==> flow/design.v <==
module ALU#(
  parameter WIDTH = 32
)(
  input [WIDTH - 1:0] a, b,
  input [2:0] m,
  output reg [WIDTH - 1:0] y,
  output reg cf, of, zf
);
  always @(*) begin
    case (m)
      3'b000: y = a + b;
      3'b001: y = a - b;
      3'b010: y = a & b;
      3'b011: y = a | b;
      3'b100: y = a ^ b;
      default: y = 0;
    endcase
  end
  always @(*) begin
    case ({m[0], a[WIDTH - 1], b[WIDTH - 1], y[WIDTH - 1]})
      4'b0111, 4'b0010, 4'b0100, 4'b1111, 4'b1001, 4'b1010: cf = 1;
      default: cf = 0;
    endcase
  end
  always @(*) begin
    case ({m[0], a[WIDTH - 1], b[WIDTH - 1], y[WIDTH - 1]})
      4'b0001, 4'b0110, 4'b1011, 4'b1100: of = 1;
      default: of = 0;
    endcase
  end
  always @(*) begin
    zf = ~(| y[0]);
  end
endmodule
module RegFile#(
  parameter WIDTH = 32
)(
  input clk, rst, we,
  input [4:0] ra0, ra1, wa,
  input [WIDTH - 1:0] wd,
  output reg [WIDTH - 1:0] rd0, rd1
);
  reg [WIDTH - 1:0] regvec[31:0];
  always @(*) begin
    rd0 = (we & (wa == ra0) & (| ra0)) ? wd : regvec[ra0];
    rd1 = (we & (wa == ra1) & (| ra1)) ? wd : regvec[ra1];
  end
  integer i;
  always @(posedge clk) begin
    if (rst) begin
      for (i = 0; i < 32; i = i + 1) begin
        regvec[i] <= 0;
      end
    end else begin
      if (we) begin
        if (wa != 0) begin
          regvec[wa] <= wd;
        end
      end
    end
  end
endmodule
module Ctl(
  input clk, rst,
  input [31:0] ins,
  output f_jmp, f_branch, f_rd, f_rw, f_m2r, f_mw, f_alus, f_aluo, f_choke
);
  wire [5:0] op;
  assign op = ins[31:26];
  wire [4:0] ra0;
  assign ra0 = ins[25:21];
  wire [4:0] ra1;
  assign ra1 = ins[20:16];
  reg [31:0] pre_ins;
  wire [5:0] pre_op;
  assign pre_op = pre_ins[31:26];
  wire [4:0] pre_wa;
  assign pre_wa = pre_ins[20:16];
  assign f_choke = (pre_op == 6'b000100) || (
    (pre_op == 6'b100011) && (| pre_wa) && (
      (
        (op != 6'b000010) && (ra0 == pre_wa)
      ) || (
        ((op == 6'b000000) || (op == 6'b000100) || (op == 6'b101011)) && (ra1 == pre_wa)
      )
    )
  );
  assign f_jmp = f_choke ? 0 : op == 6'b000010;
  always @(posedge clk) begin
    if (rst) begin
      pre_ins <= 0;
    end else begin
      pre_ins <= f_choke ? 0 : ins;
    end
  end
  reg ifid_branch, ifid_rd, ifid_rw, ifid_m2r, ifid_mw, ifid_alus, ifid_aluo;
  always @(posedge clk) begin
    if (f_choke || rst) begin
      ifid_branch <= 0;
      ifid_rw <= 0;
      ifid_m2r <= 0;
      ifid_mw <= 0;
      ifid_alus <= 0;
      ifid_aluo <= 0;
      ifid_rd <= 0;
    end else begin
      ifid_rw <= (op == 6'b000000) || (op == 6'b001000) || (op == 6'b100011);
      ifid_m2r <= op == 6'b100011;
      ifid_mw <= op == 6'b101011;
      ifid_alus <= (op == 6'b001000) || (op == 6'b100011) || (op == 6'b101011);
      ifid_aluo <= op == 6'b000100;
      ifid_branch <= op == 6'b000100;
      ifid_rd <= op == 6'b000000;
    end
  end
  assign f_rd = ifid_rd;
  assign f_branch = ifid_branch;
  reg idex_rw, idex_m2r, idex_mw, idex_alus, idex_aluo;
  always @(posedge clk) begin
    if (rst) begin
      idex_rw <= 0;
      idex_m2r <= 0;
      idex_mw <= 0;
      idex_alus <= 0;
      idex_aluo <= 0;
    end else begin
      idex_rw <= ifid_rw;
      idex_m2r <= ifid_m2r;
      idex_mw <= ifid_mw;
      idex_alus <= ifid_alus;
      idex_aluo <= ifid_aluo;
    end
  end
  assign f_alus = idex_alus;
  assign f_aluo = idex_aluo;
  reg exmem_rw, exmem_m2r, exmem_mw;
  always @(posedge clk) begin
    if (rst) begin
      exmem_rw <= 0;
      exmem_m2r <= 0;
      exmem_mw <= 0;
    end else begin
      exmem_rw <= idex_rw;
      exmem_m2r <= idex_m2r;
      exmem_mw <= idex_mw;
    end
  end
  assign f_mw = exmem_mw;
  reg memwb_rw, memwb_m2r;
  always @(posedge clk) begin
    if (rst) begin
      memwb_m2r <= 0;
      memwb_rw <= 0;
    end else begin
      memwb_m2r <= exmem_m2r;
      memwb_rw <= exmem_rw;
    end
  end
  assign f_m2r = memwb_m2r;
  assign f_rw = memwb_rw;
endmodule
module PipelineCPU(
  input clk, rst,
  output [8:0] imem_addr,
  input [31:0] imem_data,
  output [8:0] dmem_addr,
  output [31:0] dmem_wdata,
  output dmem_we,
  input [31:0] dmem_rdata
);
  wire [8:0] ins_a;
  wire [31:0] ins_spo;
  wire reg_we;
  wire [4:0] ra0, ra1, wa;
  wire [31:0] rd0, rd1, wd;
  RegFile#(.WIDTH(32)) reg_file(
    .clk(clk), .rst(rst), .we(reg_we), .ra0(ra0), .ra1(ra1), .wa(wa), .wd(wd),.rd0(rd0), .rd1(rd1));
  wire [31:0] a, b, y;
  wire [2:0] m;
  wire zf;
  ALU#(.WIDTH(32)) alu(.a(a), .b(b), .m(m), .y(y), .zf(zf));
  wire mem_we;
  wire [8:0] mem_a;
  wire [31:0] mem_d, mem_spo;
  assign imem_addr = ins_a;
  assign ins_spo = imem_data;
  assign dmem_addr = mem_a;
  assign dmem_wdata = mem_d;
  assign dmem_we = mem_we;
  assign mem_spo = dmem_rdata;
  wire [5:0] op;
  wire f_jmp, f_branch, f_rd, f_rw, f_m2r, f_mw, f_alus, f_aluo;
  wire f_choke;
  Ctl ctl(
    .clk(clk), .rst(rst), .ins(ins_spo),
    .f_jmp(f_jmp), .f_branch(f_branch), .f_rd(f_rd), .f_rw(f_rw),
    .f_m2r(f_m2r), .f_mw(f_mw), .f_alus(f_alus), .f_aluo(f_aluo),
    .f_choke(f_choke));
  reg [31:0] pc;
  assign ins_a = pc[10:0] >> 2;
  wire [31:0] npc_ser;
  assign npc_ser = pc + 4;
  wire [31:0] npc_j;
  assign npc_j = {npc_ser[31:28], ins_spo[25:0] << 2};
  assign op = ins_spo[31:26];
  reg [31:0] ifid_ins, ifid_npc_ser;
  reg ifid_valid;
  always @(posedge clk) begin
    if (rst) begin
      ifid_ins <= 0;
      ifid_valid <= 0;
    end else begin
      ifid_ins <= ins_spo;
      ifid_valid <= ~f_choke;
    end
    ifid_npc_ser <= npc_ser;
  end
  assign ra0 = ifid_ins[25:21];
  assign ra1 = ifid_ins[20:16];
  wire [4:0] wa_pre;
  assign wa_pre = f_rd ? ifid_ins[15:11] : ifid_ins[20:16];
  wire [31:0] imm;
  assign imm = {{16{ifid_ins[15]}}, ifid_ins[15:0]};
  wire w_ex2wb;
  assign w_ex2wb = ifid_valid && (((ifid_ins[31:26] == 6'b000000) && (| ifid_ins[15:11]))
    || ((ifid_ins[31:26] == 6'b001000) && (| ifid_ins[20:16])));
  wire w_mem2wb;
  assign w_mem2wb = ifid_valid && (ifid_ins[31:26] == 6'b100011) && (| ifid_ins[20:16]);
  reg [31:0] idex_rd0, idex_rd1, idex_imm, idex_npc_ser;
  reg [31:0] exmem_y;
  reg [4:0] idex_wa, exmem_wa;
  reg idex_w_ex2wb, exmem_w_ex2wb;
  reg idex_w_mem2wb, exmem_w_mem2wb;
  wire [31:0] rd0_bypass, rd1_bypass;
  assign rd0_bypass = (| ra0) ? (
    idex_w_ex2wb && (ra0 == idex_wa) ? y : (
      exmem_w_mem2wb && (ra0 == exmem_wa) ? mem_spo : (
        exmem_w_ex2wb && (ra0 == exmem_wa) ? exmem_y : rd0
      )
    )
  ) : 0;
  assign rd1_bypass = (| ra1) ? (
    idex_w_ex2wb && (ra1 == idex_wa) ? y : (
      exmem_w_mem2wb && (ra1 == exmem_wa) ? mem_spo : (
        exmem_w_ex2wb && (ra1 == exmem_wa) ? exmem_y : rd1
      )
    )
  ) : 0;
  wire [31:0] npc_beq;
  assign npc_beq = ifid_npc_ser + (imm << 2);
  wire beq_zf;
  assign beq_zf = rd0_bypass == rd1_bypass;
  wire [31:0] npc;
  assign npc = rst ? 0 : (
    f_jmp ? npc_j : (
      f_branch & beq_zf ? npc_beq : (
        f_choke ? pc : npc_ser
      )
    )
  );
  always @(posedge clk) begin
    idex_rd0 <= rd0_bypass;
    idex_rd1 <= rd1_bypass;
    idex_imm <= imm;
    idex_npc_ser <= ifid_npc_ser;
    idex_wa <= wa_pre;
    if (rst) begin
      idex_w_ex2wb <= 0;
      idex_w_mem2wb <= 0;
    end else begin
      idex_w_ex2wb <= w_ex2wb;
      idex_w_mem2wb <= w_mem2wb;
    end
  end
  assign a = idex_rd0;
  assign b = f_alus ? idex_imm : idex_rd1;
  assign m = f_aluo;
  always @(posedge clk) begin
    pc <= npc;
  end
  reg [31:0] exmem_mem_d;
  always @(posedge clk) begin
    exmem_y <= y;
    exmem_mem_d <= idex_rd1;
    exmem_wa <= idex_wa;
    if (rst) begin
      exmem_w_ex2wb <= 0;
      exmem_w_mem2wb <= 0;
    end else begin
      exmem_w_ex2wb <= idex_w_ex2wb;
      exmem_w_mem2wb <= idex_w_mem2wb;
    end
  end
  assign mem_a = exmem_y[10:0] >> 2;
  assign mem_d = exmem_mem_d;
  assign mem_we = f_mw;
  reg [31:0] memwb_mem_spo, memwb_y;
  reg [4:0] memwb_wa;
  always @(posedge clk) begin
    memwb_mem_spo <= mem_spo;
    memwb_y <= exmem_y;
    memwb_wa <= exmem_wa;
  end
  assign wa = memwb_wa;
  assign wd = f_m2r ? memwb_mem_spo : memwb_y;
  assign reg_we = f_rw;
endmodule
Lab notebook: PipelineCPU

From RTL to reports: PipelineCPU
Module PipelineCPU before and after one edit of its RTL, step after step.
Lines under "original" count in the file above, lines under "edited" in the edited file.
"change" is "edited" less "original", of the values as shown.
Operators: Yosys type, input widths -> output width; for muxes data width and select width s.
Library cell names are shortened.
A cell with n/a has no value.
- design top: PipelineCPU
- clock: clk
- cell library: sky130hd
- library corner: tt_025C_1v80

The edit
The edit as a unified diff against the file above.
The edit is scripted: it alters the design's behaviour and was not made to optimise anything.
begin of diff
@@ -298,8 +298,8 @@
   reg [4:0] memwb_wa;
   always @(posedge clk) begin
-    memwb_mem_spo <= mem_spo;
     memwb_y <= exmem_y;
     memwb_wa <= exmem_wa;
   end
+  always @(*) memwb_mem_spo = mem_spo;
   assign wa = memwb_wa;
   assign wd = f_m2r ? memwb_mem_spo : memwb_y;
end of diff

Word-level counts
Yosys after proc, flatten, opt, wreduce and memory -nomap, before mapping. Print and check cells are not counted. Equal cells are merged and count once.
Yosys's memory passes give these memory sizes; they may raise the number of words (mostly to a power of two), join words into wider ones and drop unused or constant bits.
- word-level totals (item ; original ; edited ; change):
    memories kept ; 1 ; 1 ; 0
    memory bits (read-only) ; 0 ; 0 ; 0
    memory bits (writable) ; 1024 ; 1024 ; 0
    bits in latches ; 0 ; 0 ; 0
    elaborated cells ; 130 ; 129 ; -1
    register bits after elaboration ; 372 ; 340 ; -32
    output and inout port bits ; 51 ; 51 ; 0
- operators by class (item ; original ; edited ; change):
    bitwise gates (word level) ; 6 ; 6 ; 0
    order comparisons ; 0 ; 0 ; 0
    shifts and indexed selects ; 0 ; 0 ; 0
    div/mod/pow operators ; 0 ; 0 ; 0
    mux-type cells ; 30 ; 30 ; 0
    eq/ne operators ; 20 ; 20 ; 0
    multipliers ; 0 ; 0 ; 0
    add/sub/neg operators ; 4 ; 4 ; 0
    reduce/logical cells ; 34 ; 34 ; 0
- operator list (cell ; original ; edited ; change):
    $mux 32 ; 18 ; 18 ; 0
    $logic_and 1x1->1 ; 15 ; 15 ; 0
    $logic_or 1x1->1 ; 10 ; 10 ; 0
    $eq 5x5->1 ; 8 ; 8 ; 0
    $mux 5 ; 6 ; 6 ; 0
    $and 1x1->1 ; 5 ; 5 ; 0
    $mux 1 ; 5 ; 5 ; 0
    $eq 6x6->1 const B ; 4 ; 4 ; 0
    $reduce_or 5->1 ; 4 ; 4 ; 0
    $add 32x32->32 ; 2 ; 2 ; 0
    $eq 6x3->1 const B ; 2 ; 2 ; 0
    $eq 6x4->1 const B ; 2 ; 2 ; 0
    $logic_not 6->1 ; 2 ; 2 ; 0
    $add 32x3->32 const B ; 1 ; 1 ; 0
    $eq 32x32->1 ; 1 ; 1 ; 0
    $eq 6x2->1 const B ; 1 ; 1 ; 0
    $logic_not 3->1 ; 1 ; 1 ; 0
    $ne 3x3->1 const B ; 1 ; 1 ; 0
    $ne 6x2->1 const B ; 1 ; 1 ; 0
    $not 1->1 ; 1 ; 1 ; 0
    $pmux 32 s2 ; 1 ; 1 ; 0
    $reduce_bool 5->1 ; 1 ; 1 ; 0
    $reduce_or 2->1 ; 1 ; 1 ; 0
    $sub 32x32->32 ; 1 ; 1 ; 0

Longest topological paths
Longest topological path by Yosys (ltp), each cell counted once; first at word level (registers and memories cut), then after technology mapping (sequential cells cut; the memories' decode and read muxes count).
- logic depth (item ; original ; edited ; change):
    depth in word-level cells ; 12 ; 12 ; 0
    ABC_AREA ; 0 ; 0 ; n/a
    mapped depth ; 36 ; 34 ; -2

After synthesis
Source: synth_stat.txt of the flow (Yosys; design flattened, memories mapped). It holds for the ABC_AREA given above (unset counts as 0); a run with the other value may have another netlist.
- cells by type (cell type ; original ; edited ; change):
    dfxtp_1 ; 305 ; 273 ; -32
    mux4_2 ; 402 ; 433 ; +31
    buf_1 ; 34 ; 11 ; -23
    a22oi_1 ; 61 ; 40 ; -21
    o211ai_1 ; 48 ; 29 ; -19
    mux2i_1 ; 249 ; 233 ; -16
    nor4_1 ; 20 ; 35 ; +15
    mux4_1 ; 17 ; 2 ; -15
    nand2b_1 ; 70 ; 57 ; -13
    mux2_2 ; 61 ; 48 ; -13
    nor3_1 ; 61 ; 74 ; +13
    a31oi_1 ; 17 ; 28 ; +11
    buf_8 ; 2 ; 13 ; +11
    nand2_1 ; 208 ; 217 ; +9
    o21ai_0 ; 130 ; 139 ; +9
    buf_6 ; 28 ; 37 ; +9
    o22ai_1 ; 82 ; 74 ; -8
    inv_1 ; 52 ; 60 ; +8
Not every row of either side is listed.
- mapped netlist (item ; original ; edited ; change):
    flip-flop cells ; 1329 ; 1297 ; -32
    area of sequential cells (mm2) ; 0.0368553 ; 0.0362147 ; -0.0006406
    mapped cells ; 5390 ; 5384 ; -6
    chip area (Yosys) (mm2) ; 0.0673821 ; 0.0671744 ; -0.0002077
    buffers ; 492 ; 480 ; -12
By module: a second synthesis without flattening, with its own total; a netlist apart from the flattened one above.
- second synthesis, totals (item ; original ; edited ; change):
    cells (unflattened synthesis) ; 5481 ; 5360 ; -121
    area (unflattened synthesis) (mm2) ; 0.0711895 ; 0.0694741 ; -0.0017154
Each row is one instance without its submodules.
- modules, original (module ; sequential area (mm2) ; area (mm2) ; times used ; cells):
    RegFile (WIDTH=32) ; 0.0307495 ; 0.0552567 ; 1 ; 3714
    PipelineCPU ; 0.0055653 ; 0.0107566 ; 1 ; 1055
    ALU (WIDTH=32) ; 0 ; 0.0041577 ; 1 ; 617
    Ctl ; 0.0005405 ; 0.0010185 ; 1 ; 95
- modules, edited (module ; sequential area (mm2) ; area (mm2) ; times used ; cells):
    RegFile (WIDTH=32) ; 0.0307495 ; 0.0545986 ; 1 ; 3688
    PipelineCPU ; 0.0049247 ; 0.0096993 ; 1 ; 960
    ALU (WIDTH=32) ; 0 ; 0.0041577 ; 1 ; 617
    Ctl ; 0.0005405 ; 0.0010185 ; 1 ; 95

Worst setup path after synthesis
Source: OpenSTA report_checks on the synthesized netlist (no wires, ideal clock, input and output delay 20% of the period each), path of least setup slack; recovery checks are left aside. Register names are those of the netlist, which keeps one name where synthesis merged equal registers.
- timing path after synthesis (item ; original ; edited ; change):
    path kind ; register to register ; register to register ; n/a
    start ; reg ctl.idex_alus ; reg ctl.idex_alus ; n/a
    end ; reg pc[3] ; reg pc[3] ; n/a
    data arrival time (ps) ; 7203 ; 7065 ; -138
    delay of the path (ps) ; 7303 ; 7194 ; -109
    data required time (ps) ; 6400 ; 6371 ; -29
    stages on the path ; 35 ; 34 ; -1
    time at the first pin (ps) ; 0 ; 0 ; 0
    path slack (ps) ; -803 ; -694 ; +109
    clock period (ps) ; 6500 ; 6500 ; 0
    synthesis period reached (ps) ; 7303 ; 7194 ; -109
"delay of the path" is the arrival time less input delay plus setup time.
"stages on the path" counts driving pins, that of a launching flip-flop among them; a cell with two outputs on the path counts twice.
"synthesis period reached" = period - worst setup slack (recovery checks aside). The figure is calculated, with input and output delays left at 20% of the set period.
Between the ends stands the longest chain of elaborated cells between them, by number of cells; it is not shown to be the way that was timed. Of several equally long chains one is given.
A line is the first line of the expression or statement that the cell stems from. Yosys adds cells for indexed reads and writes and turns some case tables into memories.
Between the ends, after synthesis, original:
- path through: dfxtp_1 > clkbuf_1 > clkbuf_1 > clkbuf_1 > buf_1 > buf_1 > clkbuf_1 > mux2i_1 > ha_1 > o21a_1 > o21ai_0 > nor2_1 > and3_1 > and3_1 > and2_1 > nand3_1 > nand2b_1 > mux2i_1 > nand2_1 > o21ai_0 > ha_1 > clkbuf_1 > o21a_1 > a21oi_1 > nor2_1 > o41ai_1 > o21ai_0 > xnor2_1 > a221oi_1 > xor2_1 > a2111oi_4 > nand3_1 > nor4b_4 > o22ai_1 > a2111oi_4
- cells in the longest elaborated chain at 9
- elaborated cells between the ends (all ways) at 13
- classes of those cells: add/sub: 2; eq/ne: 2; mux: 8; logic: 1
- ends and longest elaborated chain, after synthesis, original (item ; RTL line ; RTL):
    from (decl) ; 118 ; reg idex_rw, idex_m2r, idex_mw, idex_alus, idex_aluo;
    from (assign) ; 124 ; idex_alus <= 0;
    from (assign) ; 130 ; idex_alus <= ifid_alus;
    $mux 32 ; 276 ; assign b = f_alus ? idex_imm : idex_rd1;
    $sub 32x32->32 ; 12 ; 3'b001: y = a - b;
    $pmux 32 s2 ; 10 ; case (m)
    $mux 32 ; 243 ; idex_w_ex2wb && (ra1 == idex_wa) ? y : (
    $mux 32 ; 242 ; assign rd1_bypass = (| ra1) ? (
    $eq 32x32->1 ; 252 ; assign beq_zf = rd0_bypass == rd1_bypass;
    $and 1x1->1 ; 256 ; f_branch & beq_zf ? npc_beq : (
    $mux 32 ; 256 ;
    $mux 32 ; 255 ; f_jmp ? npc_j : (
    to (assign) ; 279 ; pc <= npc;
    to (decl) ; 199 ; reg [31:0] pc;
Between the ends, after synthesis, edited:
- path through: dfxtp_1 > clkbuf_1 > buf_2 > clkbuf_1 > clkbuf_1 > buf_1 > clkbuf_1 > mux2i_1 > ha_1 > o21ai_0 > or2_2 > nor2_1 > and3_1 > and3_1 > nand2_1 > a21oi_1 > o211ai_1 > o21ai_0 > ha_1 > clkbuf_1 > nand2_1 > o21ai_0 > o21ai_0 > a31oi_1 > nor3_1 > xnor2_2 > o21bai_4 > mux2_1 > or3_1 > nor4_4 > nand3_4 > buf_4 > a32oi_1 > o31ai_2
- cells in the longest elaborated chain at 9
- elaborated cells between the ends (all ways) at 13
- classes of those cells: add/sub: 2; eq/ne: 2; mux: 8; logic: 1
- ends and longest elaborated chain, after synthesis, edited (item ; RTL line ; RTL):
    from (decl) ; 118 ; reg idex_rw, idex_m2r, idex_mw, idex_alus, idex_aluo;
    from (assign) ; 124 ; idex_alus <= 0;
    from (assign) ; 130 ; idex_alus <= ifid_alus;
    $mux 32 ; 276 ; assign b = f_alus ? idex_imm : idex_rd1;
    $sub 32x32->32 ; 12 ; 3'b001: y = a - b;
    $pmux 32 s2 ; 10 ; case (m)
    $mux 32 ; 236 ; idex_w_ex2wb && (ra0 == idex_wa) ? y : (
    $mux 32 ; 235 ; assign rd0_bypass = (| ra0) ? (
    $eq 32x32->1 ; 252 ; assign beq_zf = rd0_bypass == rd1_bypass;
    $and 1x1->1 ; 256 ; f_branch & beq_zf ? npc_beq : (
    $mux 32 ; 256 ;
    $mux 32 ; 255 ; f_jmp ? npc_j : (
    to (assign) ; 279 ; pc <= npc;
    to (decl) ; 199 ; reg [31:0] pc;

Path in the finished layout
Path of least setup slack in the final report of the runs of pair 1 (OpenROAD, finished layout, wires in). Where an end is a register, its clock arrival counts in the times.
The report prints the path's times to 10 ps; the period is as set.
- timing path post-layout (item ; original ; edited ; change):
    path kind ; register to register ; register to register ; n/a
    start ; reg ifid_ins[17] ; reg ctl.idex_alus ; n/a
    end ; reg pc[7] ; reg pc[10] ; n/a
    path slack (ps) ; 560 ; 630 ; +70
    data required time (ps) ; 7190 ; 7250 ; +60
    stages on the path ; 18 ; 27 ; +9
    clock period (ps) ; 6500 ; 6500 ; 0
    time at the first pin (ps) ; 790 ; 810 ; +20
    data arrival time (ps) ; 6630 ; 6620 ; -10
Between the ends stands the longest chain of elaborated cells between them, by number of cells; it is not shown to be the way that was timed. Of several equally long chains one is given.
Between the ends, post-layout, original:
- path through: dfxtp_4 > buf_12 > nand3b_1 > buf_4 > o22ai_1 > nor4_1 > nor3_1 > o22ai_1 > xor2_1 > a2111oi_4 > nand4_1 > nor4_4 > nand3_2 > nor4b_4 > buf_12 > buf_12 > a2111oi_4 > a221o_1
- cells in the longest elaborated chain at 12
- elaborated cells between the ends (all ways) at 19
- classes of those cells: eq/ne: 5; mux: 7; logic: 3; reduce/logical: 4
- ends and longest elaborated chain, post-layout, original (item ; RTL line ; RTL):
    from (decl) ; 206 ; reg [31:0] ifid_ins, ifid_npc_ser;
    from (assign) ; 210 ; ifid_ins <= 0;
    from (assign) ; 213 ; ifid_ins <= ins_spo;
    $eq 5x5->1 ; 46 ; rd1 = (we & (wa == ra1) & (| ra1)) ? wd : regvec[ra1];
    $and 1x1->1 x2 ; 46 ;
    $mux 32 ; 46 ;
    $mux 32 ; 245 ; exmem_w_ex2wb && (ra1 == exmem_wa) ? exmem_y : rd1
    $mux 32 ; 244 ; exmem_w_mem2wb && (ra1 == exmem_wa) ? mem_spo : (
    $mux 32 ; 243 ; idex_w_ex2wb && (ra1 == idex_wa) ? y : (
    $mux 32 ; 242 ; assign rd1_bypass = (| ra1) ? (
    $eq 32x32->1 ; 252 ; assign beq_zf = rd0_bypass == rd1_bypass;
    $and 1x1->1 ; 256 ; f_branch & beq_zf ? npc_beq : (
    $mux 32 ; 256 ;
    $mux 32 ; 255 ; f_jmp ? npc_j : (
    to (assign) ; 279 ; pc <= npc;
    to (decl) ; 199 ; reg [31:0] pc;
Between the ends, post-layout, edited:
- path through: dfxtp_4 > mux2i_2 > ha_1 > o21ai_1 > or2_4 > nor2_4 > and3_4 > and3_4 > nand2_1 > a21oi_4 > o211ai_1 > o21ai_1 > ha_2 > nand2_1 > o31ai_1 > a31o_2 > a31o_2 > or3_4 > a31o_2 > xnor2_1 > nor4_2 > nand4_1 > nor4_4 > nand3_4 > buf_12 > mux2_4 > a211oi_2
- cells in the longest elaborated chain at 9
- elaborated cells between the ends (all ways) at 13
- classes of those cells: add/sub: 2; eq/ne: 2; mux: 8; logic: 1
- ends and longest elaborated chain, post-layout, edited (item ; RTL line ; RTL):
    from (decl) ; 118 ; reg idex_rw, idex_m2r, idex_mw, idex_alus, idex_aluo;
    from (assign) ; 124 ; idex_alus <= 0;
    from (assign) ; 130 ; idex_alus <= ifid_alus;
    $mux 32 ; 276 ; assign b = f_alus ? idex_imm : idex_rd1;
    $sub 32x32->32 ; 12 ; 3'b001: y = a - b;
    $pmux 32 s2 ; 10 ; case (m)
    $mux 32 ; 236 ; idex_w_ex2wb && (ra0 == idex_wa) ? y : (
    $mux 32 ; 235 ; assign rd0_bypass = (| ra0) ? (
    $eq 32x32->1 ; 252 ; assign beq_zf = rd0_bypass == rd1_bypass;
    $and 1x1->1 ; 256 ; f_branch & beq_zf ? npc_beq : (
    $mux 32 ; 256 ;
    $mux 32 ; 255 ; f_jmp ? npc_j : (
    to (assign) ; 279 ; pc <= npc;
    to (decl) ; 199 ; reg [31:0] pc;

Measured runs
Both versions went through the flow (Yosys, OpenROAD) with the same settings in each pair. Constraints: input delay and output delay 20% of the set period each, output load 0.01 pF.
Flow settings, pair 1:
- CORE_UTILIZATION: 40
- SETUP_SLACK_MARGIN at 0.4
- period_ns: 6.5
- CAP_MARGIN at 20
- CORE_MARGIN: 2
- SLEW_MARGIN at 20
- results, pair 1 (item ; original ; edited ; change):
    smallest hold slack (ps) ; 323 ; 326 ; +3
    overall power (uW) ; 23404 ; 23528 ; +124
    die size (mm2) ; 0.171756 ; 0.17123 ; -0.000526
    Yosys chip area after synthesis (mm2) ; 0.0673821 ; 0.0671744 ; -0.0002077
    post-layout utilization ; 0.462 ; 0.46 ; -0.002
    achieved period (ps) ; 5944 ; 5869 ; -75
    setup slack of the worst path (ps) ; 556 ; 631 ; +75
"achieved period" = clock period - worst setup slack. The figure is calculated, with input and output delays left at 20% of the set period.
"overall power" is the tool's figure for a default switching activity; nothing was simulated.
